==> flow/design.v <==
module mulary
  (
   input wire        clk,
   input wire        reset,
   input integer     req_command,
   input wire [31:0] req_in_1,
   input wire [31:0] req_in_2,
   output reg [63:0] resp_result
   );
   reg           y_signed, y_signed0, y_signed1;
   reg           x_, x0_, x1_;
   reg [15:0]    x0, x1, y1, y2;
   reg [23:0]    y0, y3;
   wire [2:0]    br00 = {x0[1:0],1'b0};
   wire [2:0]    br01 = x0[3:1];
   wire [2:0]    br02 = x0[5:3];
   wire [2:0]    br03 = x0[7:5];
   wire [2:0]    br04 = {x0[9:8],x0_};
   wire [2:0]    br05 = x0[11:9];
   wire [2:0]    br06 = x0[13:11];
   wire [2:0]    br07 = x0[15:13];
   wire [2:0]    br10 = {x1[1:0],x_};
   wire [2:0]    br11 = x1[3:1];
   wire [2:0]    br12 = x1[5:3];
   wire [2:0]    br13 = x1[7:5];
   wire [2:0]    br14 = {x1[9:8],x1_};
   wire [2:0]    br15 = x1[11:9];
   wire [2:0]    br16 = x1[13:11];
   wire [2:0]    br17 = x1[15:13];
   reg           ng00, ng01, ng02, ng03, ng04, ng05, ng06, ng07;
   reg           ng10, ng11, ng12, ng13, ng14, ng15, ng16, ng17;
   always @(*)begin
      y_signed = 1'b0;
      y_signed0 = 1'b0;
      y_signed1 = 1'b0;
      x_  = 1'b0;
      x0_ = 1'b0;
      x1_ = 1'b0;
      x0 = 16'h0;
      x1 = 16'h0;
      y0 = 24'h0;
      y1 = 16'h0;
      y2 = 16'h0;
      y3 = 24'h0;
      ng00 = (br00[2:1]==2'b10)|(br00[2:0]==3'b110);
      ng01 = (br01[2:1]==2'b10)|(br01[2:0]==3'b110);
      ng02 = (br02[2:1]==2'b10)|(br02[2:0]==3'b110);
      ng03 = (br03[2:1]==2'b10)|(br03[2:0]==3'b110);
      ng04 = (br04[2:1]==2'b10)|(br04[2:0]==3'b110);
      ng05 = (br05[2:1]==2'b10)|(br05[2:0]==3'b110);
      ng06 = (br06[2:1]==2'b10)|(br06[2:0]==3'b110);
      ng07 = (br07[2:1]==2'b10)|(br07[2:0]==3'b110);
      if((req_command==0)|(req_command==1))begin
         ng10 = 1'b0;
         ng11 = 1'b0;
         ng12 = 1'b0;
         ng13 = 1'b0;
      end else begin
         ng10 = (br10[2:1]==2'b10)|(br10[2:0]==3'b110);
         ng11 = (br11[2:1]==2'b10)|(br11[2:0]==3'b110);
         ng12 = (br12[2:1]==2'b10)|(br12[2:0]==3'b110);
         ng13 = (br13[2:1]==2'b10)|(br13[2:0]==3'b110);
      end
      ng14 = (br14[2:1]==2'b10)|(br14[2:0]==3'b110);
      ng15 = (br15[2:1]==2'b10)|(br15[2:0]==3'b110);
      ng16 = (br16[2:1]==2'b10)|(br16[2:0]==3'b110);
      ng17 = (br17[2:1]==2'b10)|(br17[2:0]==3'b110);
      case(req_command)
        0,
        1,
        2,
        6,
        8,
        10,
        12,
        13:begin
           y_signed = 1'b0;
           y_signed0 = 1'b0;
           y_signed1 = 1'b0;
        end
        3,
        4:begin
           y_signed = 1'b1;
           y_signed0 = 1'b0;
           y_signed1 = 1'b0;
        end
        7,
        9,
        11:begin
           y_signed = 1'b1;
           y_signed0 = 1'b1;
           y_signed1 = 1'b1;
        end
      endcase
      case(req_command)
        0,
        1:begin
           x_  = req_in_1[7];
           x0_ = req_in_1[7];
           x1_ = req_in_1[15];
           x0[15:0] = req_in_1[15:0];
           x1[15:0] = req_in_1[23:8];
           y0[23:0] = req_in_2[23:0];
           y1[15:0] = req_in_2[15:0];
           y2[15:0] = req_in_2[23:8];
           y3[23:0] = req_in_2[23:0];
        end
        2,
        3,
        4:begin
           x_       = 1'b0;
           x0_ = req_in_1[7];
           x1_ = req_in_1[7];
           x0[15:0] = req_in_1[15:0];
           x1[15:0] = req_in_1[15:0];
           y0[23:0] = {8'h0,req_in_2[15:0]};
           y1[15:0] = req_in_2[15:0];
           y2[15:0] = req_in_2[31:16];
           y3[23:0] = {req_in_2[31:16],8'h0};
        end
        6,
        7,
        8,
        9:begin
           x_       = 1'b0;
           x0_ = req_in_1[7];
           x1_ = req_in_1[23];
           x0[15:0] = req_in_1[15:0];
           x1[15:0] = req_in_1[31:16];
           y0[23:0] = {8'h0,req_in_2[15:0]};
           y1[15:0] = req_in_2[15:0];
           y2[15:0] = req_in_2[31:16];
           y3[23:0] = {req_in_2[31:16],8'h0};
        end
        10,
        11:begin
           x_       = 1'b0;
           x0_      = 1'b0;
           x1_      = 1'b0;
           x0[15:0] = req_in_1[15:0];
           x1[15:0] = req_in_1[31:16];
           y0[23:0] = {req_in_2[7:0],16'h0};
           y1[15:0] = {req_in_2[15:8],8'h0};
           y2[15:0] = {8'h0,req_in_2[23:16]};
           y3[23:0] = {16'h0,req_in_2[31:24]};
        end
        12,
        13:begin
           x_       = 1'b0;
           x0_      = 1'b0;
           x1_      = 1'b0;
           x0[15:0] = req_in_1[15:0];
           x1[15:0] = req_in_1[31:16];
           y0[23:0] = {16'h0,req_in_2[7:0]};
           y1[15:0] = {req_in_2[15:8],8'h0};
           y2[15:0] = {8'h0,req_in_2[23:16]};
           y3[23:0] = {req_in_2[31:24],16'h0};
        end
      endcase
   end
   always @(*) begin
     resp_result = 64'h0;  
     case(req_command)
       0,
       1:begin
          resp_result[63:0] = (64'hfffe0000_00000000
                               +(result0      )
                               +(result1 << 8 )
                               + (((x1[15])? req_in_2[23:0] : 0) <<24)  );
       end
       2:begin
          resp_result[63:0] = (64'hfffdfffe_00000000
                               +(result0      )
                               +(result1 << 8 )
                               + (((x0[15])? req_in_2[15:0]  : 0) <<16)
                               + (((x1[15])? req_in_2[31:16] : 0) <<32)  );
       end
       4:begin
          resp_result[63:0] = ((64'hfffcfffe_00000000|{~(req_in_1[15]&req_in_2[31]),48'h0000_00000000})
                               +(result0      )
                               +(result1 << 8 )
                               + (((x0[15])? req_in_2[15:0]  : 0) <<16)
                               + (((x1[15])? req_in_2[31:16] : 0) <<32)  );
       end
       3:begin
          resp_result[63:0] = (64'hfffdfffe_00000000
                               +(result0     )
                               +(result1 << 8)  );
       end
       6:begin
          resp_result[63:0] = (64'hfffffffc_00000000
                               +(result0      )
                               +(result1 >> 8 )
                               + (((x0[15])? req_in_2[15:0]  : 0) <<16)
                               + (((x1[15])? req_in_2[31:16] : 0) <<16)  );
       end
       7:begin
          resp_result[63:0] = (64'hfffffffc_00000000
                               +(result0      )
                               +(result1 >> 8 )   );
       end
       8:begin
          resp_result[63:0] = (64'hfffffffe_00000000
                               +(result0      )
                               +(result1 << 24)
                               + (((x0[15])? req_in_2[15:0]  : 0) <<16)
                               + (((x1[15])? req_in_2[31:16] : 0) <<48)  );
       end
       9:begin
          resp_result[63:0] = ((64'hfffffffe_00000000|{req_in_1[15]^req_in_2[15],32'h00000000})
                               +(result0     )
                               +(result1 <<24));
       end
       10:begin
          resp_result[63:0] = (64'hfffffff8_00000000
                               +(result0      )
                               +(result1 << 8 )
                               + (((x0[7] )? req_in_2[7:0]  : 0) << 24)
                               + (((x0[15])? req_in_2[15:8] : 0) << 24)
                               + (((x1[7] )? req_in_2[23:16]: 0) << 24)
                               + (((x1[15])? req_in_2[31:24]: 0) << 24)  );
       end
       11:begin
          resp_result[63:0] = (64'hfffffff8_00000000
                               +(result0      )
                               +(result1 << 8 )  );
       end
       12,
       13:begin
          resp_result[63:0] = (64'hfffffffe_00000000
                               +(result0      )
                               +(result1 << 24)
                               + (((x0[7] )? req_in_2[7:0]  : 0) << 8)
                               + (((x0[15])? req_in_2[15:8] : 0) << 24)
                               + (((x1[7] )? req_in_2[23:16]: 0) << 40)
                               + (((x1[15])? req_in_2[31:24]: 0) << 56)  );
       end
     endcase
   end
   wire [27:0]   by00, by01, by02, by03, by04, by05, by06, by07;
   wire [27:0]   by10, by11, by12, by13, by14, by15, by16, by17;
   booth0 booth00(.i(0), .y_signed(y_signed0), .br(br00), .y(y0), .by(by00), .com(req_command));
   booth0 booth01(.i(1), .y_signed(y_signed0), .br(br01), .y(y0), .by(by01), .com(req_command));
   booth0 booth02(.i(1), .y_signed(y_signed0), .br(br02), .y(y0), .by(by02), .com(req_command));
   booth0 booth03(.i(1), .y_signed(y_signed0), .br(br03), .y(y0), .by(by03), .com(req_command));
   booth1 booth04(.i(0), .y_signed(y_signed1), .br(br04), .y(y1), .by(by04), .com(req_command));
   booth1 booth05(.i(1), .y_signed(y_signed1), .br(br05), .y(y1), .by(by05), .com(req_command));
   booth1 booth06(.i(1), .y_signed(y_signed1), .br(br06), .y(y1), .by(by06), .com(req_command));
   booth1 booth07(.i(1), .y_signed(y_signed1), .br(br07), .y(y1), .by(by07), .com(req_command));
   booth2 booth10(.i(0), .y_signed(y_signed), .br(br10), .y(y2), .by(by10), .com(req_command));
   booth2 booth11(.i(1), .y_signed(y_signed), .br(br11), .y(y2), .by(by11), .com(req_command));
   booth2 booth12(.i(1), .y_signed(y_signed), .br(br12), .y(y2), .by(by12), .com(req_command));
   booth2 booth13(.i(1), .y_signed(y_signed), .br(br13), .y(y2), .by(by13), .com(req_command));
   booth3 booth14(.i(0), .y_signed(y_signed), .br(br14), .y(y3), .by(by14), .com(req_command));
   booth3 booth15(.i(1), .y_signed(y_signed), .br(br15), .y(y3), .by(by15), .com(req_command));
   booth3 booth16(.i(1), .y_signed(y_signed), .br(br16), .y(y3), .by(by16), .com(req_command));
   booth3 booth17(.i(1), .y_signed(y_signed), .br(br17), .y(y3), .by(by17), .com(req_command));
   wire [63:0]   result0 = ((({1'b0,by00}+ng00)) +
                            (({1'b0,by01}+ng01)<<2) +
                            (({1'b0,by02}+ng02)<<4) +
                            (({1'b0,by03}+ng03)<<6) +
                            (({1'b0,by04}+ng04)<<8) +
                            (({1'b0,by05}+ng05)<<10) +
                            (({1'b0,by06}+ng06)<<12) +
                            (({1'b0,by07}+ng07)<<14) );
   wire [63:0]   result1 = ((({1'b0,by10}+(ng10<<8))) +
                            (({1'b0,by11}+(ng11<<8))<<2) +
                            (({1'b0,by12}+(ng12<<8))<<4) +
                            (({1'b0,by13}+(ng13<<8))<<6) +
                            (({1'b0,by14}+ng14)<<8) +
                            (({1'b0,by15}+ng15)<<10) +
                            (({1'b0,by16}+ng16)<<12) +
                            (({1'b0,by17}+ng17)<<14) );
endmodule
module booth0
  (
   input             i,
   input             y_signed,
   input [2:0]       br,
   input [23:0]      y,
   input integer     com,
   output reg [27:0] by
   );
   wire              y_sign = (com==11) ? y[23] : y[15]&y_signed;
   wire              S = ((br==3'b000)|(br==3'b111)) ? 1'b0 : y_sign^br[2] ;
   always @(*) begin
      case(br)
        3'b000: by[15:0] =  {16{1'b0}};
        3'b001: by[15:0] =  {y[15:0]};
        3'b010: by[15:0] =  {y[15:0]};
        3'b011: by[15:0] =  {y[14:0],1'b0};
        3'b100: by[15:0] = ~{y[14:0],1'b0};
        3'b101: by[15:0] = ~{y[15:0]};
        3'b110: by[15:0] = ~{y[15:0]};
        3'b111: by[15:0] =  {16{1'b0}};
      endcase
      if((com==0)||(com==1)||(com==10)||(com==11))begin
         case(br)
           3'b000: by[24:16] =  {9{1'b0}};
           3'b001: by[24:16] =  {y[23]&y_signed,y[23:16]};
           3'b010: by[24:16] =  {y[23]&y_signed,y[23:16]};
           3'b011: by[24:16] =  {y[23:15]};
           3'b100: by[24:16] = ~{y[23:15]};
           3'b101: by[24:16] = ~{y[23]&y_signed,y[23:16]};
           3'b110: by[24:16] = ~{y[23]&y_signed,y[23:16]};
           3'b111: by[24:16] =  {9{1'b0}};
         endcase
         if(i) by[27:25] = {2'b01,~S};
         else  by[27:25] = {~S,S,S};
      end else begin
         case(br)
           3'b000: by[16] =  1'b0;
           3'b001: by[16] =  y[15]&y_signed;
           3'b010: by[16] =  y[15]&y_signed;
           3'b011: by[16] =  y[15];
           3'b100: by[16] = ~y[15];
           3'b101: by[16] = ~(y[15]&y_signed);
           3'b110: by[16] = ~(y[15]&y_signed);
           3'b111: by[16] =  1'b0;
         endcase
         if(i) by[27:17] = {8'h0,2'b01,~S};
         else  by[27:17] = {8'h0,~S,S,S};
      end
   end
endmodule
module booth1
  (
   input             i,
   input             y_signed,
   input [2:0]       br,
   input [15:0]      y,
   input integer     com,
   output reg [27:0] by
   );
   wire              S = ((br==3'b000)|(br==3'b111)) ? 1'b0 : (y[15]&y_signed)^br[2] ;
   always @(*) begin
      case(br)
        3'b000: by[15:0] =  {16{1'b0}};
        3'b001: by[15:0] =  {y[15:0]};
        3'b010: by[15:0] =  {y[15:0]};
        3'b011: by[15:0] =  {y[14:0],1'b0};
        3'b100: by[15:0] = ~{y[14:0],1'b0};
        3'b101: by[15:0] = ~{y[15:0]};
        3'b110: by[15:0] = ~{y[15:0]};
        3'b111: by[15:0] =  {16{1'b0}};
      endcase
      by[27:16] = 0;  
      case(com)
        0,
        1: begin
           case(br)
             3'b000: by[16] =  1'b0;
             3'b001: by[16] =  1'b0;
             3'b010: by[16] =  1'b0;
             3'b011: by[16] =  y[15];
             3'b100: by[16] = ~y[15];
             3'b101: by[16] =  1'b0;
             3'b110: by[16] =  1'b0;
             3'b111: by[16] =  1'b0;
           endcase
           by[27:17] = 0;
        end
        2,
        3,
        4,
        6,
        7,
        8,
        9,
        12,
        13: begin
           case(br)
             3'b000: by[16] =  1'b0;
             3'b001: by[16] =  y[15]&y_signed;
             3'b010: by[16] =  y[15]&y_signed;
             3'b011: by[16] =  y[15];
             3'b100: by[16] = ~y[15];
             3'b101: by[16] =~(y[15]&y_signed);
             3'b110: by[16] =~(y[15]&y_signed);
             3'b111: by[16] =  1'b0;
           endcase
           by[27:17] = {8'h0,2'b01,~S};
        end
        10,
        11: begin
           case(br)
             3'b000: by[16] =  1'b0;
             3'b001: by[16] =  y[15]&y_signed;
             3'b010: by[16] =  y[15]&y_signed;
             3'b011: by[16] =  y[15];
             3'b100: by[16] = ~y[15];
             3'b101: by[16] =~(y[15]&y_signed);
             3'b110: by[16] =~(y[15]&y_signed);
             3'b111: by[16] =  1'b0;
           endcase
           if(i) by[27:17] = {8'h0,2'b01,~S};
           else  by[27:17] = {8'h0,~S,S,S};
        end
      endcase
   end
endmodule
module booth2
  (
   input             i,
   input             y_signed,
   input [2:0]       br,
   input [15:0]      y,
   input integer     com,
   output reg [27:0] by
   );
   wire              y_sign = ((com==11) ? y[7] : y[15]) & y_signed;
   wire              S = ((br==3'b000)|(br==3'b111)) ? 1'b0 : y_sign^br[2] ;
   always @(*) begin
      if((com==10)||(com==11))begin
         if(i) by[19:17] = {2'b01,~S};
         else  by[19:17] = {~S,S,S};
         by[24:20] = 0;
      end else begin
         case(br)
           3'b000: by[24:17] =  {8{1'b0}};
           3'b001: by[24:17] =  {y[15]&y_signed,y[15:9]};
           3'b010: by[24:17] =  {y[15]&y_signed,y[15:9]};
           3'b011: by[24:17] =  {y[15:8]};
           3'b100: by[24:17] = ~{y[15:8]};
           3'b101: by[24:17] = ~{y[15]&y_signed,y[15:9]};
           3'b110: by[24:17] = ~{y[15]&y_signed,y[15:9]};
           3'b111: by[24:17] =  {8{1'b0}};
         endcase
      end
      if((com==0)|(com==1))begin
         case(br)
           3'b000: by[16] =  1'b0;
           3'b001: by[16] =  y[8];
           3'b010: by[16] =  y[8];
           3'b011: by[16] =  1'b0;
           3'b100: by[16] =  1'b0;
           3'b101: by[16] = ~y[8];
           3'b110: by[16] = ~y[8];
           3'b111: by[16] =  1'b0;
         endcase
         by[27:25] = {2'b01,~S};
         by[15:0] = ({16{1'b0}});
      end else if((com==10)|(com==11))begin
         case(br)
           3'b000: by[16:8] =  {9{1'b0}};
           3'b001: by[16:8] =  {y[7]&y_signed,y[7:0]};
           3'b010: by[16:8] =  {y[7]&y_signed,y[7:0]};
           3'b011: by[16:8] =  {y[7:0],1'b0};
           3'b100: by[16:8] = ~{y[7:0],1'b0};
           3'b101: by[16:8] = ~{y[7]&y_signed,y[7:0]};
           3'b110: by[16:8] = ~{y[7]&y_signed,y[7:0]};
           3'b111: by[16:8] =  {9{1'b0}};
         endcase
         by[27:25] = 0;
         by[7:0] = 0;
      end else begin
         case(br)
           3'b000: by[16:8] =  {9{1'b0}};
           3'b001: by[16:8] =   y[8:0];
           3'b010: by[16:8] =   y[8:0];
           3'b011: by[16:8] =  {y[7:0],1'b0};
           3'b100: by[16:8] = ~{y[7:0],1'b0};
           3'b101: by[16:8] =  ~y[8:0];
           3'b110: by[16:8] =  ~y[8:0];
           3'b111: by[16:8] =  {9{1'b0}};
         endcase
         if(i) by[27:25] = {2'b01,~S};
         else  by[27:25] = {~S,S,S};
         by[7:0] = 0;
      end
   end
endmodule
module booth3
  (
   input             i,
   input             y_signed,
   input [2:0]       br,
   input [23:0]      y,
   input integer     com,
   output reg [27:0] by
   );
   wire              y_sign = ((com==11) ? y[7] : y[23]) & y_signed;
   wire              S = ((br==3'b000)|(br==3'b111)) ? 1'b0 : y_sign^br[2] ;
   always @(*) begin
      case(br)
        3'b000: by[7:0] =  {8{1'b0}};
        3'b001: by[7:0] =  {y[7:0]};
        3'b010: by[7:0] =  {y[7:0]};
        3'b011: by[7:0] =  {y[6:0],1'b0};
        3'b100: by[7:0] = ~{y[6:0],1'b0};
        3'b101: by[7:0] = ~{y[7:0]};
        3'b110: by[7:0] = ~{y[7:0]};
        3'b111: by[7:0] =  {8{1'b0}};
      endcase
      if((com==10)||(com==11))begin
         case(br)
           3'b000: by[8] =  1'b0;
           3'b001: by[8] =  y[7]&y_signed;
           3'b010: by[8] =  y[7]&y_signed;
           3'b011: by[8] =  y[7];
           3'b100: by[8] = ~y[7];
           3'b101: by[8] =~(y[7]&y_signed);
           3'b110: by[8] =~(y[7]&y_signed);
           3'b111: by[8] =  1'b0;
         endcase
         if(i) by[11:9] = {2'b01,~S};
         else  by[11:9] = {~S,S,S};
         by[27:12] = 0;
      end else begin
         case(br)
           3'b000: by[24:8] =  {17{1'b0}};
           3'b001: by[24:8] =  {y[23]&y_signed,y[23:8]};
           3'b010: by[24:8] =  {y[23]&y_signed,y[23:8]};
           3'b011: by[24:8] =  {y[23:7]};
           3'b100: by[24:8] = ~{y[23:7]};
           3'b101: by[24:8] = ~{y[23]&y_signed,y[23:8]};
           3'b110: by[24:8] = ~{y[23]&y_signed,y[23:8]};
           3'b111: by[24:8] =  {17{1'b0}};
         endcase
         by[27:25] = {2'b01,~S};
      end
   end
endmodule
module cpa
  (
   input integer      req_command,
   input wire [63:0]  mul,
   input wire [4:0]   mulctl,
   input wire [31:0]  aln0,
   input wire [31:0]  aln1,
   input wire [31:0]  aln2,
   input wire [31:0]  aln3,
   output wire [31:0] add0,
   output wire [31:0] add1,
   output wire [31:0] add2,
   output wire [31:0] add3,
   output wire [81:0] addo
   );
   wire [81:0]        alnmul = (((mulctl[4]) ? {16'h0,mul[63:0]} : {mul[47:0],32'h0}) ^
                                {{34{mulctl[3]}},{16{mulctl[2]}},{16{mulctl[1]}},{16{mulctl[0]}}} );
   wire [2:0]         alnctl = (req_command==13) ? mulctl[2:0] : 3'b0;
   reg                cin0, cin1, cin2, cin3;
   wire [16:0]        sum01 = aln0[15: 0] + alnmul[63:48] + cin0;
   wire [16:0]        sum11 = aln1[15: 0] + alnmul[47:32] + cin1;
   wire [16:0]        sum21 = aln2[15: 0] + alnmul[31:16] + cin2;
   wire [16:0]        sum31 = aln3[15: 0] + alnmul[15: 0] + cin3;
   wire [17:0]        sum00 = aln0[31:16] + alnmul[81:64]   + sum01[16];
   wire [16:0]        sum10 = aln1[31:16] + {16{alnctl[2]}} + sum11[16];
   wire [16:0]        sum20 = aln2[31:16] + {16{alnctl[1]}} + sum21[16];
   wire [16:0]        sum30 = aln3[31:16] + {16{alnctl[0]}} + sum31[16];
   always @(*) begin
      if(req_command==13)begin
         cin0 = (mulctl[3]==1'b1);
         cin1 = (mulctl[2]==1'b1);
         cin2 = (mulctl[1]==1'b1);
         cin3 = (mulctl[0]==1'b1);
      end else begin
         cin0 = sum11[16];
         cin1 = sum21[16];
         cin2 = sum31[16];
         cin3 = (mulctl[0]==1'b1);
      end
   end
   assign add0 = {sum00[15:0], sum01[15:0]};
   assign add1 = {sum10[15:0], sum11[15:0]};
   assign add2 = {sum20[15:0], sum21[15:0]};
   assign add3 = {sum30[15:0], sum31[15:0]};
   assign addo = {sum00[17:0], sum01[15:0], sum11[15:0], sum21[15:0], sum31[15:0]};
endmodule
module fmad_check
  (
   input [31:0]      x,
   input [31:0]      y,
   input [31:0]      z,
   output reg [31:0] rslt,
   output reg [4:0]  flag
   );
   always @ (x or y or z) begin
      rslt = {32{1'bx}};
      flag = 5'h0;
      if((x[30:23]==8'hff)&(x[22:0]!=0))begin
         rslt    = x|32'h00400000;
         flag[4] = ~x[22]|((y[30:23]==8'hff)&~y[22]&(y[21:0]!=0))|((z[30:23]==8'hff)&~z[22]&(z[21:0]!=0));
      end else if((y[30:23]==8'hff)&(y[22:0]!=0))begin
         rslt    = y|32'h00400000;
         flag[4] = ~y[22]|((x[30:23]==8'hff)&~x[22]&(x[21:0]!=0))|((z[30:23]==8'hff)&~z[22]&(z[21:0]!=0));
      end else if(((x[30:23]==8'hff)&(y[30:0]==0))|((y[30:23]==8'hff)&(x[30:0]==0)))begin
         rslt    = 32'hffc00000;
         flag[4] = 1'b1;
      end else if((z[30:23]==8'hff)&(z[22:0]!=0))begin
         rslt    = z|32'h00400000;
         flag[4] = ~z[22]|((x[30:23]==8'hff)&~x[22]&(x[21:0]!=0))|((y[30:23]==8'hff)&~y[22]&(y[21:0]!=0));
      end else if(((x[30:23]==8'hff)|(y[30:23]==8'hff))&((z[30:23]==8'hff)))begin
         if((x[31]^y[31])==z[31])begin
            rslt    = z[31:0];
         end else begin
            rslt    = 32'hffc00000;
            flag[4] = 1'b1;
         end
      end else if(x[30:23]==8'hff)begin
         rslt = {x[31]^y[31],x[30:0]};
      end else if(y[30:23]==8'hff)begin
         rslt = {x[31]^y[31],y[30:0]};
      end else if(z[30:23]==8'hff)begin
         rslt = z[31:0];
      end else if((x[30:0]==0)|(y[30:0]==0))begin
         if(z[30:0]==0)
           rslt = {z[31]&(x[31]^y[31]),z[30:0]};
         else
           rslt = z;
      end else begin
         flag[0] = 1'b1;
      end
   end
endmodule
module fmad
  (
   input                    clk,
   input                    reset,
   input                    req,
   input integer            req_command,
   input [31:0]             x,
   input [31:0]             y,
   input [31:0]             z,
   input [31:0]             w,
   output reg signed [31:0] acc0, acc1, acc2, acc3,  
   output reg signed [ 9:0] exp0, exp1, exp2, exp3,  
   output reg [31:0]        rslt,                    
   output reg [4:0]         flag                     
   );
   reg               en0, en1;
   always @ (*) begin
      if(reset)begin
         en0 = 1'b0;
      end else begin
         en0 = req;
      end
   end
   always @ (posedge clk) begin
      if(reset)begin
         en1 <= 1'b0;
      end else begin
         en1 <= en0;
      end
   end
   wire[4:0]         flag0i;                    
   wire [31:0]       rslt0i;                    
   reg [4:0]         flag0, flag1;              
   reg [31:0]        rslt0, rslt1;              
   fmad_check fmad_check
     (
      .x(x),
      .y(y),
      .z(z),
      .rslt(rslt0i),
      .flag(flag0i)
   );
   always @ (posedge clk) begin
      if(en0) begin
         if(req_command==1)begin
            flag0 <= flag0i;
            rslt0 <= rslt0i;
         end else begin
            flag0 <= 0;
         end
      end
      if(en1)begin
         flag1 <= flag0;
         rslt1 <= rslt0;
      end
   end
   wire [23:0]       fracx = {(x[30:23]!=8'h00),x[22:0]};                    
   wire [23:0]       fracy = {(y[30:23]!=8'h00),y[22:0]};                    
   wire [31:0]       fracz = {(z[30:23]!=8'h00),z[22:0],8'h0};               
   wire [7:0]        expx =       (x[30:23]==8'h00) ? 8'h01 : x[30:23];      
   wire [7:0]        expy =       (y[30:23]==8'h00) ? 8'h01 : y[30:23];      
   wire signed [8:0] expz = {1'b0,(z[30:23]==8'h00) ? 8'h01 : z[30:23]};     
   wire signed [9:0] expm = expx+expy-127+1;                                 
   wire signed [9:0] expd = expm-expz;                                       
   wire [63:0]       muli;
   wire [31:0]       req_in_1 = ((req_command == 1) ? {8'h0,fracx[23:0]}
                                 :                    {1'b1,x[6:0],  1'b1,y[6:0],  1'b1,z[6:0],  1'b1,w[6:0]});
   wire [31:0]       req_in_2 = ((req_command == 1) ? {8'h0,fracy[23:0]}
                                 :                    {1'b1,x[22:16],1'b1,y[22:16],1'b1,z[22:16],1'b1,w[22:16]});
   mulary mulary
     (
      .clk(clk),
      .reset(reset),
      .req_command(req_command),
      .req_in_1(req_in_1),
      .req_in_2(req_in_2),
      .resp_result(muli)
   );
   reg [5:0]         sfti;
   always @ (*) begin
      if(expd>=55)begin
         sfti = 55;
      end else if(expd>=0)begin
         sfti = expd;
      end else if(expd>=-32)begin
         sfti = expd+32;
      end else begin
         sfti = 0;
      end
   end
   reg [5:0]         sft0, sft1, sft2, sft3;
   reg [8:0]         expa;                                                               
   reg               sgnz;                                                               
   wire signed [9:0] exp0p = {1'b0,x[30:23]} + {1'b0,x[14:7]};                           
   wire signed [9:0] exp1p = {1'b0,y[30:23]} + {1'b0,y[14:7]};                           
   wire signed [9:0] exp2p = {1'b0,z[30:23]} + {1'b0,z[14:7]};                           
   wire signed [9:0] exp3p = {1'b0,w[30:23]} + {1'b0,w[14:7]};                           
   reg signed [9:0]  exp0l, exp1l, exp2l, exp3l;                                         
   wire sftout0 = ((exp0l==0) | (aln0[48:30]!={19{1'b0}}) & (aln0[48:30]!={19{1'b1}}));  
   wire sftout1 = ((exp1l==0) | (aln1[48:30]!={19{1'b0}}) & (aln1[48:30]!={19{1'b1}}));  
   wire sftout2 = ((exp2l==0) | (aln2[48:30]!={19{1'b0}}) & (aln2[48:30]!={19{1'b1}}));  
   wire sftout3 = ((exp3l==0) | (aln3[48:30]!={19{1'b0}}) & (aln3[48:30]!={19{1'b1}}));  
   wire signed [9:0] exp0i = (!sftout0) ? exp0 : exp0l;                                  
   wire signed [9:0] exp1i = (!sftout1) ? exp1 : exp1l;                                  
   wire signed [9:0] exp2i = (!sftout2) ? exp2 : exp2l;                                  
   wire signed [9:0] exp3i = (!sftout3) ? exp3 : exp3l;                                  
   wire signed [9:0] exd0 = exp0p - exp0i + 16;                                          
   wire signed [9:0] exd1 = exp1p - exp1i + 16;                                          
   wire signed [9:0] exd2 = exp2p - exp2i + 16;                                          
   wire signed [9:0] exd3 = exp3p - exp3i + 16;                                          
   reg [63:0]        mul;
   reg [4:0]         mulctl;
   reg [48:0]        aln0, aln1, aln2, aln3;
   wire [31:0]       add0, add1, add2, add3;
   always @ (posedge clk) begin
      if(en0)begin
         if(req_command==13)begin
            if((x[30:23]==0)|(x[14:7]==0)|(exd0<0))  exp0l <= 0;
            else                                     exp0l <= exp0p;
            if((y[30:23]==0)|(y[14:7]==0)|(exd1<0))  exp1l <= 0;
            else                                     exp1l <= exp1p;
            if((z[30:23]==0)|(z[14:7]==0)|(exd2<0))  exp2l <= 0;
            else                                     exp2l <= exp2p;
            if((w[30:23]==0)|(w[14:7]==0)|(exd3<0))  exp3l <= 0;
            else                                     exp3l <= exp3p;
         end
         if(req_command==13)begin
            mul <= muli;
         end else begin
            mul <= {16'h0,muli[47:0]};
         end
         if(req_command==1)begin
            sgnz <= z[31];
            if(expd>=0)begin
               expa <= expm;
            end else if(expd>=-32)begin
               expa <= expm+32;
            end else begin
               expa <= expz;
            end
         end
         if(req_command==13)begin
            mulctl <= {1'b1,x[31]^x[15], y[31]^y[15], z[31]^z[15], w[31]^w[15]};
         end else begin
            if(expd>=0) mulctl <= {1'b0,{4{(x[31]^y[31]^z[31])}}};
            else        mulctl <= {1'b1,{4{(x[31]^y[31]^z[31])}}};
         end
         if(req_command==13)begin
            if(exd0[9:6]!=0) sft0 <= 63;
            else             sft0 <= exd0;
            if(exd1[9:6]!=0) sft1 <= 63;
            else             sft1 <= exd1;
            if(exd2[9:6]!=0) sft2 <= 63;
            else             sft2 <= exd2;
            if(exd3[9:6]!=0) sft3 <= 63;
            else             sft3 <= exd3;
         end else begin
            if(sfti>=48)begin
               acc0 <= 0;            acc1 <= fracz;            acc2 <= fracz;            acc3 <= fracz;
               sft0 <= 0;            sft1 <= sfti;             sft2 <= sfti-16;          sft3 <= sfti-32;
            end else if(sfti>=32)begin
               acc0 <= fracz;        acc1 <= fracz;            acc2 <= fracz;            acc3 <= {fracz,16'h0};
               sft0 <= sfti+16;      sft1 <= sfti;             sft2 <= sfti-16;          sft3 <= sfti-16;
            end else if(sfti>=16)begin
               acc0 <= fracz;        acc1 <= fracz;            acc2 <= {fracz,16'h0};    acc3 <= 0;
               sft0 <= sfti+16;      sft1 <= sfti;             sft2 <= sfti;             sft3 <= 0;
            end else begin
               acc0 <= fracz;        acc1 <= {fracz,16'h0};    acc2 <= 0;                acc3 <= 0;
               sft0 <= sfti+16;      sft1 <= sfti+16;          sft2 <= 0;                sft3 <= 0;
            end
         end
      end
      if(reset)begin
         exp0 <= 0;
         acc0 <= 0;
         exp1 <= 0;
         acc1 <= 0;
         exp2 <= 0;
         acc2 <= 0;
         exp3 <= 0;
         acc3 <= 0;
      end else if((req_command==13)&(en1))begin  
         if(!sftout0)begin
            exp0 <= exp0l;
            acc0 <= add0;
         end
         if(!sftout1)begin
            exp1 <= exp1l;
            acc1 <= add1;
         end
         if(!sftout2)begin
            exp2 <= exp2l;
            acc2 <= add2;
         end
         if(!sftout3)begin
            exp3 <= exp3l;
            acc3 <= add3;
         end
      end
   end
   always @ (*) begin
      if(req_command==1)begin  
         aln0 = {acc0,16'h0}>>sft0;
         aln1 = {acc1,16'h0}>>sft1;
         aln2 = {acc2,16'h0}>>sft2;
         aln3 = {acc3,16'h0}>>sft3;
      end else begin
         aln0 = $signed({acc0,16'h0})>>>sft0;
         aln1 = $signed({acc1,16'h0})>>>sft1;
         aln2 = $signed({acc2,16'h0})>>>sft2;
         aln3 = $signed({acc3,16'h0})>>>sft3;
      end
   end
   wire [81:0]       addi;
   cpa cpa
     (
      .req_command(req_command),   
      .mul(mul),
      .mulctl(mulctl),
      .aln0(aln0),      .aln1(aln1),      .aln2(aln2),      .aln3(aln3),
      .add0(add0),      .add1(add1),      .add2(add2),      .add3(add3),
      .addo(addi)
   );
   reg [81:0]        add;
   reg [8:0]         expr;
   reg               sgnr;
   always @ (posedge clk) begin
      if(en1 & flag0[0])begin
         add[81:0] <= addi;
         sgnr <= sgnz;
         expr <= expa;
      end
   end
   wire [64:0]   nrmi,nrm0,nrm1,nrm2,nrm3,nrm4,nrm5;
   wire [1:0]    ssn;
   wire [5:0]    nrmsft;                                 
   assign nrmsft[5] = (~(|nrmi[64:32])|(&nrmi[64:32]))& (expr[8:5]!=4'h0);
   assign nrmsft[4] = (~(|nrm5[64:48])|(&nrm5[64:48]))&((expr[8:4]&{3'h7,~nrmsft[5],  1'b1})!=5'h00);
   assign nrmsft[3] = (~(|nrm4[64:56])|(&nrm4[64:56]))&((expr[8:3]&{3'h7,~nrmsft[5:4],1'b1})!=6'h00);
   assign nrmsft[2] = (~(|nrm3[64:60])|(&nrm3[64:60]))&((expr[8:2]&{3'h7,~nrmsft[5:3],1'b1})!=7'h00);
   assign nrmsft[1] = (~(|nrm2[64:62])|(&nrm2[64:62]))&((expr[8:1]&{3'h7,~nrmsft[5:2],1'b1})!=8'h00);
   assign nrmsft[0] = (~(|nrm1[64:63])|(&nrm1[64:63]))&((expr[8:0]&{3'h7,~nrmsft[5:1],1'b1})!=9'h000);
   assign nrmi = {add[81:18],(|add[17:0])};
   assign nrm5 = (~nrmsft[5]) ? nrmi : {add[49:0], 15'h0};
   assign nrm4 = (~nrmsft[4]) ? nrm5 : {nrm5[48:0], 16'h0000};
   assign nrm3 = (~nrmsft[3]) ? nrm4 : {nrm4[56:0], 8'h00};
   assign nrm2 = (~nrmsft[2]) ? nrm3 : {nrm3[60:0], 4'h0};
   assign nrm1 = (~nrmsft[1]) ? nrm2 : {nrm2[62:0], 2'b00};
   assign nrm0 = (~nrmsft[0]) ? nrm1 : {nrm1[63:0], 1'b0};
   assign ssn = {nrm0[38],(|nrm0[37:0])};
   wire [2:0]    grsn = {nrm0[40:39],(|ssn)};
   wire          rnd = (~nrmi[64]) ? (grsn[1:0]==2'b11)|(grsn[2:1]==2'b11)
                                   : ((grsn[1:0]==2'b00)|                           
                                      ((grsn[1]^grsn[0])     &(grsn[0]))|           
                                      ((grsn[2]^(|grsn[1:0]))&(grsn[1]^grsn[0])));  
   wire [9:0]    expn = expr-nrmsft+{1'b0,(nrm0[64]^nrm0[63])};  
   wire [30:0]   rsltr = (~nrm0[64]) ? {expn,nrm0[62:40]}+rnd : {expn,~nrm0[62:40]}+rnd;
   always @ (*) begin
      rslt[31] = sgnr^add[81];
      flag = 0;
      if(flag1[0] == 1'b0)begin
         rslt = rslt1;
         flag = flag1;
      end else if(nrmi==0)begin
         rslt[31:0] = 32'h00000000;
      end else if(expn[9])begin
         rslt[30:0] = 31'h00000000;
         flag[0] = 1'b1;
         flag[1] = 1'b1;
      end else if((expn[8:0]>=9'h0ff)&(~expn[9]))begin
         rslt[30:0] = 31'h7f800000;
         flag[0] = 1'b1;
         flag[2] = 1'b1;
      end else if(~nrm0[64])begin
         rslt[30:0] = rsltr[30:0];
         flag[0] = |grsn[1:0] | (rsltr[30:23]==8'hff);
         flag[1] = ((rsltr[30:23]==8'h00)|((expn[7:0]==8'h00)&~ssn[1]))&(|grsn[1:0]);
         flag[2] = (rsltr[30:23]==8'hff);
      end else begin
         rslt[30:0] = rsltr[30:0];
         flag[0] = |grsn[1:0] | (rsltr[30:23]==8'hff);
         flag[1] = ((rsltr[30:23]==8'h00)|((expn[7:0]==8'h00)&((~ssn[1]&~ssn[0])|(ssn[1]&ssn[0])) ))&(|grsn[1:0]);
         flag[2] = (rsltr[30:23]==8'hff);
      end
   end
endmodule
module fmad_fp32
  (
   input         clk,
   input         reset,
   input         req,
   input [31:0]  x,
   input [31:0]  y,
   input [31:0]  z,
   output [31:0] rslt,
   output [4:0]  flag
   );
   wire signed [31:0] acc0, acc1, acc2, acc3;
   wire signed [9:0]  exp0, exp1, exp2, exp3;
   fmad fmad
     (
      .clk(clk),
      .reset(reset),
      .req(req),
      .req_command(1),
      .x(x),
      .y(y),
      .z(z),
      .w(32'h0),
      .acc0(acc0), .acc1(acc1), .acc2(acc2), .acc3(acc3),
      .exp0(exp0), .exp1(exp1), .exp2(exp2), .exp3(exp3),
      .rslt(rslt),
      .flag(flag)
   );
endmodule
== Step by step through the tools: fmad_fp32 ==
Tool output for the design above, in the order of the flow.
Lines are those of the file above, counted from 1.
Library cell names are shortened.
A cell with -- has no value.

* Design top: fmad_fp32
* Clock: clk
* Standard-cell library: sky130hd
* Timing corner: tt_025C_1v80

== After elaboration ==
Yosys after proc, flatten, opt, wreduce and memory -nomap, before mapping. Memory bits, and registers merged into a memory's read port (data or address), are not among the register bits. Print and check cells are not counted. Equal cells are merged and count once.
Yosys's memory passes give these memory sizes; they may raise the number of words (mostly to a power of two), join words into wider ones and drop unused or constant bits.

* Memories kept: 1
* Flip-flop bits (word level): 376
* Memory bits (read-only): 48
* Word-level cells: 537

* Reductions and logical operators: 96
* Shift-type cells: 4
* Equality and inequality tests: 98
* Mux-type cells: 114
* Order comparisons: 7
* Add/subtract/negate cells: 52
* Bitwise gates (word level): 143

{| class="wikitable"
|+ Memory list
! memory !! words !! width !! rd ports !! write ports !! line !! RTL
|-
| (name not given) || 16 || 3 || 1 || 0 || 68 || <nowiki>case(req_command)</nowiki>
|}

{| class="wikitable"
|+ Operators by type and width
! kind !! number
|-
| two-way mux 32 bit || 21
|-
| case mux 16 bit (select 5 bit) || 7
|-
| two-way mux 65 bit || 6
|-
| case mux 17 bit (select 5 bit) || 4
|-
| case mux 8 bit (select 5 bit) || 8
|-
| adder 27 x 1 -> 28 bit || 6
|-
| right shift 48 x 6 -> 16 bit || 3
|-
| case mux 9 bit (select 5 bit) || 3
|-
| equality test 3 bit (second input constant) || 44
|-
| two-way mux 31 bit || 4
|-
| adder 48 bit || 2
|-
| zero test 31 bit || 3
|-
| XOR 82 bit || 1
|-
| two-way mux 80 bit || 1
|-
| adder 17 x 1 -> 18 bit || 4
|-
| nonzero test 23 bit || 3
|-
| adder 16 x 16 -> 17 bit || 4
|-
| adder 17 x 1 -> 17 bit || 4
|-
| OR reduction 2 bit || 34
|-
| nonzero test 22 bit || 3
|-
| equality test 3 x 2 -> 1 bit (second input constant) || 22
|-
| two-way mux 6 bit || 11
|-
| zero test 65 bit || 1
|-
| case mux 16 bit (select 4 bit) || 1
|-
| adder 31 x 1 -> 31 bit || 2
|-
| right shift 48 x 6 -> 32 bit || 1
|-
| bitwise OR 1 bit || 45
|-
| adder 1 x 39 -> 40 bit (first input constant) || 1
|}

Not listed: further kinds 93, cells in them 265.

== Logic depth ==
Yosys ltp: most cells in a row. Word level: on the elaborated netlist, between registers, memories and ports. Mapped: between sequential cells and ports; inverters and the memories' decode and read muxes count.

* Word-level depth: 46
* ABC_AREA: 0
* Mapped depth: 98

== Synthesis result ==
Source: synth_stat.txt of the flow (Yosys; design flattened, memories mapped). It holds for the ABC_AREA given above (unset counts as 0); a run with the other value may have another netlist.

{| class="wikitable"
|+ Cells by type
! cell !! number !! total area (um^2)
|-
| edfxtp_1 || 243 || 7.3E+03
|-
| fa_1 || 235 || 4.7E+03
|-
| xnor2_1 || 486 || 4.26E+03
|-
| ha_1 || 335 || 4191.52
|-
| nand2_1 || 690 || 2.59E+03
|-
| xor2_1 || 290 || 2.54E+03
|-
| a21oi_1 || 434 || 2.17E+03
|-
| nor2_1 || 525 || 1970.64
|-
| dfxtp_1 || 97 || 1.94E+03
|-
| o21ai_0 || 349 || 1.75E+03
|-
| mux2i_1 || 173 || 1.73E+03
|-
| clkbuf_1 || 411 || 1542.73
|-
| mux4_2 || 62 || 1.4E+03
|-
| inv_1 || 330 || 1.24E+03
|-
| nand2b_1 || 163 || 1.02E+03
|-
| nand3_1 || 195 || 975.936
|-
| a221oi_1 || 104 || 910.874
|-
| a21o_1 || 113 || 848.314
|}

Other cell types: 93; their cells: 1293.

* Flip-flops: 340
* Buffers: 525
* Chip area (Yosys): 52287.6 um^2
* Mapped cells: 6528
* Area of sequential cells: 9238.9 um^2

The figures by module come from a second, unflattened synthesis with its own total; it is not the netlist above.

* Cells (unflattened synthesis): 14455
* Area (unflattened synthesis): 109087.1 um^2

Rows give one instance, submodules left out.

{| class="wikitable"
|+ Modules
! module !! times used !! sequential area (um^2) !! cells !! area (um^2)
|-
| mulary || 1 || 0.0 || 6056 || 46024.1
|-
| fmad || 1 || 12462.0 || 4814 || 38884.8
|-
| cpa || 1 || 0.0 || 1079 || 7947.6
|-
| booth3 || 4 || 0.0 || 159 || 1023.5
|-
| booth2 || 4 || 0.0 || 148 || 1011.0
|-
| booth0 || 4 || 0.0 || 135 || 880.8
|-
| booth1 || 4 || 0.0 || 108 || 718.2
|-
| fmad_check || 1 || 0.0 || 304 || 1689.1
|-
| fmad_fp32 || 1 || 0.0 || 2 || 7.5
|}

== Timing after synthesis ==
Path of least setup slack by OpenSTA after synthesis, without wires, with an ideal clock, recovery checks aside; 20% of the period is set as input and as output delay. Where synthesis merged equal registers, the netlist keeps one of their names.

* Path kind: register to output
* Start: register fmad.expr[8]
* End: output port flag[1]
* Data required time: 14000 ps
* Output delay: 3500 ps
* Clock period: 17500 ps
* Launch time at the first pin: 0 ps
* Path delay: 13032 ps
* Setup slack: 968 ps
* Data arrival time: 13032 ps
* Stages: 65
* Synthesis period reached: 16532 ps

"path delay" is the arrival time less input delay plus setup time.
At an output port there is no setup time.
"stages": output pins that drive a net of the path, with the launching flip-flop's if there is one; two outputs of one cell count as two.
"synthesis period reached" = period - worst setup slack (recovery checks aside). The figure is calculated, with input and output delays left at 20% of the set period.
The rows between start and end are the longest chain of elaborated cells between them; the timing report does not say that the signal goes this way. Where chains are equally long, one stands for them.
Each line given opens the expression or statement behind the cell; cells for indexed reads and writes are added by Yosys, which also makes memories of some case tables.

* Cell sequence: edfxtp_1 inv_1 ha_1 nor3b_1 a21oi_4 buf_4 inv_2 clkbuf_1 clkbuf_1 ha_1 nor4b_1 nor2_1 nand4_1 mux2_4 nand2_8 clkinv_4 buf_6 clkbuf_1 (+29 left out) mux2i_4 nor2_4 inv_2 buf_1 ha_1 inv_1 ha_1 a21o_1 a21oi_1 o21bai_1 a21oi_1 inv_1 a21oi_1 o21bai_1 xnor2_1 o21ai_0 or4b_2 o31ai_1
* Cells in the longest elaborated chain: 44
* Elaborated cells between the ends (all ways): 90

{| class="wikitable"
|+ RTL lines, path post-synthesis
! what !! line !! RTL
|-
| start: declaration || 840 || <nowiki>reg [8:0]         expr;</nowiki>
|-
| start: assignment || 846 || <nowiki>expr <= expa;</nowiki>
|-
| nonzero test 4 bit || 852 || <nowiki>assign nrmsft[5] = (~(|nrmi[64:32])|(&nrmi[64:32]))& (expr[8:5]!=4'h0);</nowiki>
|-
| bitwise AND 1 bit || 852 ||
|-
| two-way mux 65 bit || 859 || <nowiki>assign nrm5 = (~nrmsft[5]) ? nrmi : {add[49:0], 15'h0};</nowiki>
|-
| OR reduction 17 bit || 853 || <nowiki>assign nrmsft[4] = (~(|nrm5[64:48])|(&nrm5[64:48]))&((expr[8:4]&{3'h7,~nrmsft[5],  1'b1})!=5'h00);</nowiki>
|-
| NOT 1 bit || 853 ||
|-
| bitwise OR 1 bit || 853 ||
|-
| bitwise AND 1 bit || 853 ||
|-
| (+30 left out) || -- ||
|-
| bitwise OR 1 bit || 892 || <nowiki>flag[1] = ((rsltr[30:23]==8'h00)|((expn[7:0]==8'h00)&~ssn[1]))&(|grsn[1:0]);</nowiki>
|-
| bitwise AND 1 bit || 892 ||
|-
| two-way mux 1 bit || 889 || <nowiki>end else if(~nrm0[64])begin</nowiki>
|-
| two-way mux 1 bit || 885 || <nowiki>end else if((expn[8:0]>=9'h0ff)&(~expn[9]))begin</nowiki>
|-
| two-way mux 1 bit || 881 || <nowiki>end else if(expn[9])begin</nowiki>
|-
| two-way mux 3 bit || 879 || <nowiki>end else if(nrmi==0)begin</nowiki>
|-
| two-way mux 3 bit || 876 || <nowiki>if(flag1[0] == 1'b0)begin</nowiki>
|-
| end: declaration || 911 || <nowiki>output [4:0]  flag</nowiki>
|}

== Path in the finished layout ==
From the final timing report of run 1: the path of least setup slack in the routed layout; clock arrival at registers is part of the times.
The path's times are printed in steps of 10 ps; the period is the one set.

* Path kind: register to register
* Start: register fmad.sft3[0]
* End: register fmad.add[69]
* Stages: 97
* Setup slack: 1320 ps
* Data required time: 17130 ps
* Data arrival time: 15810 ps
* Launch time at the first pin: 560 ps
* Clock period: 16800 ps

The rows between start and end are the longest chain of elaborated cells between them; the timing report does not say that the signal goes this way. Where chains are equally long, one stands for them.
A register here has more assigning lines than the two given.

* Cell sequence: edfxtp_1 buf_6 mux4_2 mux4_2 a32oi_2 nor2_1 a21oi_2 fa_2 nor2b_2 o21ai_1 nand2_1 a21o_1 a21o_1 a21o_1 a21o_1 a21o_1 a21o_1 a21o_1 (+61 left out) a21oi_2 buf_4 buf_4 buf_4 buf_4 buf_4 buf_4 buf_4 buf_4 buf_4 buf_4 buf_4 buf_4 buf_4 buf_4 buf_4 buf_4 xnor2_1
* Cells in the longest elaborated chain: 7
* Elaborated cells between the ends (all ways): 7
* RTL lines with such cells: 6

{| class="wikitable"
|+ RTL lines, path after layout
! what !! line !! RTL
|-
| start: declaration || 706 || <nowiki>reg [5:0]         sft0, sft1, sft2, sft3;</nowiki>
|-
| start: assignment || 771 || <nowiki>else             sft3 <= exd3;</nowiki>
|-
| start: assignment || 778 || <nowiki>sft0 <= sfti+16;      sft1 <= sfti;             sft2 <= sfti-16;          sft3 <= sfti-16;</nowiki>
|-
| right shift 48 x 6 -> 16 bit || 821 || <nowiki>aln3 = {acc3,16'h0}>>sft3;</nowiki>
|-
| adder 16 x 16 -> 17 bit || 546 || <nowiki>wire [16:0]        sum31 = aln3[15: 0] + alnmul[15: 0] + cin3;</nowiki>
|-
| adder 17 x 1 -> 17 bit || 546 ||
|-
| adder 17 x 1 -> 17 bit || 545 || <nowiki>wire [16:0]        sum21 = aln2[15: 0] + alnmul[31:16] + cin2;</nowiki>
|-
| adder 17 x 1 -> 17 bit || 544 || <nowiki>wire [16:0]        sum11 = aln1[15: 0] + alnmul[47:32] + cin1;</nowiki>
|-
| adder 17 x 1 -> 17 bit || 543 || <nowiki>wire [16:0]        sum01 = aln0[15: 0] + alnmul[63:48] + cin0;</nowiki>
|-
| adder 18 x 1 -> 18 bit || 547 || <nowiki>wire [17:0]        sum00 = aln0[31:16] + alnmul[81:64]   + sum01[16];</nowiki>
|-
| end: assignment || 844 || <nowiki>add[81:0] <= addi;</nowiki>
|-
| end: declaration || 839 || <nowiki>reg [81:0]        add;</nowiki>
|}

--- measured runs ---
Design fmad_fp32 on sky130hd. What follows are 3 stored runs of the flow, each under its own settings; their order means nothing. The constraints put input and output delay at 20% of the set period each and load the outputs with 0.01 pF.

=== Run 1 ===
{| class="wikitable"
! Setting !! Value
|-
| CORE_UTILIZATION || 40
|-
| SETUP_SLACK_MARGIN || 3.75
|-
| period_ns || 16.8
|-
| CAP_MARGIN || 20
|-
| CORE_MARGIN || 2
|-
| SLEW_MARGIN || 20
|-
! Result !! Value
|-
| Area of the die || 133627.0 um^2
|-
| Netlist area reported by Yosys || 52287.6 um^2
|-
| Smallest setup slack || 1322 ps
|-
| Utilization || 0.475
|}

=== Run 2 ===
{| class="wikitable"
! Setting !! Value
|-
| ABC_AREA || 0
|-
| CAP_MARGIN || 0
|-
| CELL_PAD_IN_SITES_DETAIL_PLACEMENT || 2
|-
| CELL_PAD_IN_SITES_GLOBAL_PLACEMENT || 0
|-
| CORE_ASPECT_RATIO || 0.63
|-
| CORE_MARGIN || 9
|-
| CORE_UTILIZATION || 59
|-
| CTS_CLUSTER_DIAMETER || 261
|-
| CTS_CLUSTER_SIZE || 36
|-
| GPL_TIMING_DRIVEN || 0
|-
| HOLD_SLACK_MARGIN || 0.3
|-
| MAX_ROUTING_LAYER || met5
|-
| PLACE_DENSITY_LB_ADDON || 0.19
|-
| SETUP_SLACK_MARGIN || 1.48
|-
| SLEW_MARGIN || 30
|-
| TNS_END_PERCENT || 90
|-
| period_ns || 15.1
|}
Stopped before the end: placement reported DPL-0033.

=== Run 3 ===
{| class="wikitable"
! Setting !! Value
|-
| ABC_AREA || 1
|-
| CAP_MARGIN || 0
|-
| CELL_PAD_IN_SITES_DETAIL_PLACEMENT || 2
|-
| CELL_PAD_IN_SITES_GLOBAL_PLACEMENT || 2
|-
| CORE_ASPECT_RATIO || 0.63
|-
| CORE_MARGIN || 9
|-
| CORE_UTILIZATION || 59
|-
| CTS_CLUSTER_DIAMETER || 261
|-
| CTS_CLUSTER_SIZE || 36
|-
| GPL_TIMING_DRIVEN || 0
|-
| HOLD_SLACK_MARGIN || 0.3
|-
| MAX_ROUTING_LAYER || met4
|-
| PLACE_DENSITY_LB_ADDON || 0.19
|-
| SETUP_SLACK_MARGIN || 1.48
|-
| SLEW_MARGIN || 30
|-
| TNS_END_PERCENT || 90
|-
| period_ns || 15.1
|}
Stopped before the end: placement reported FLW-0024.
--- end ---
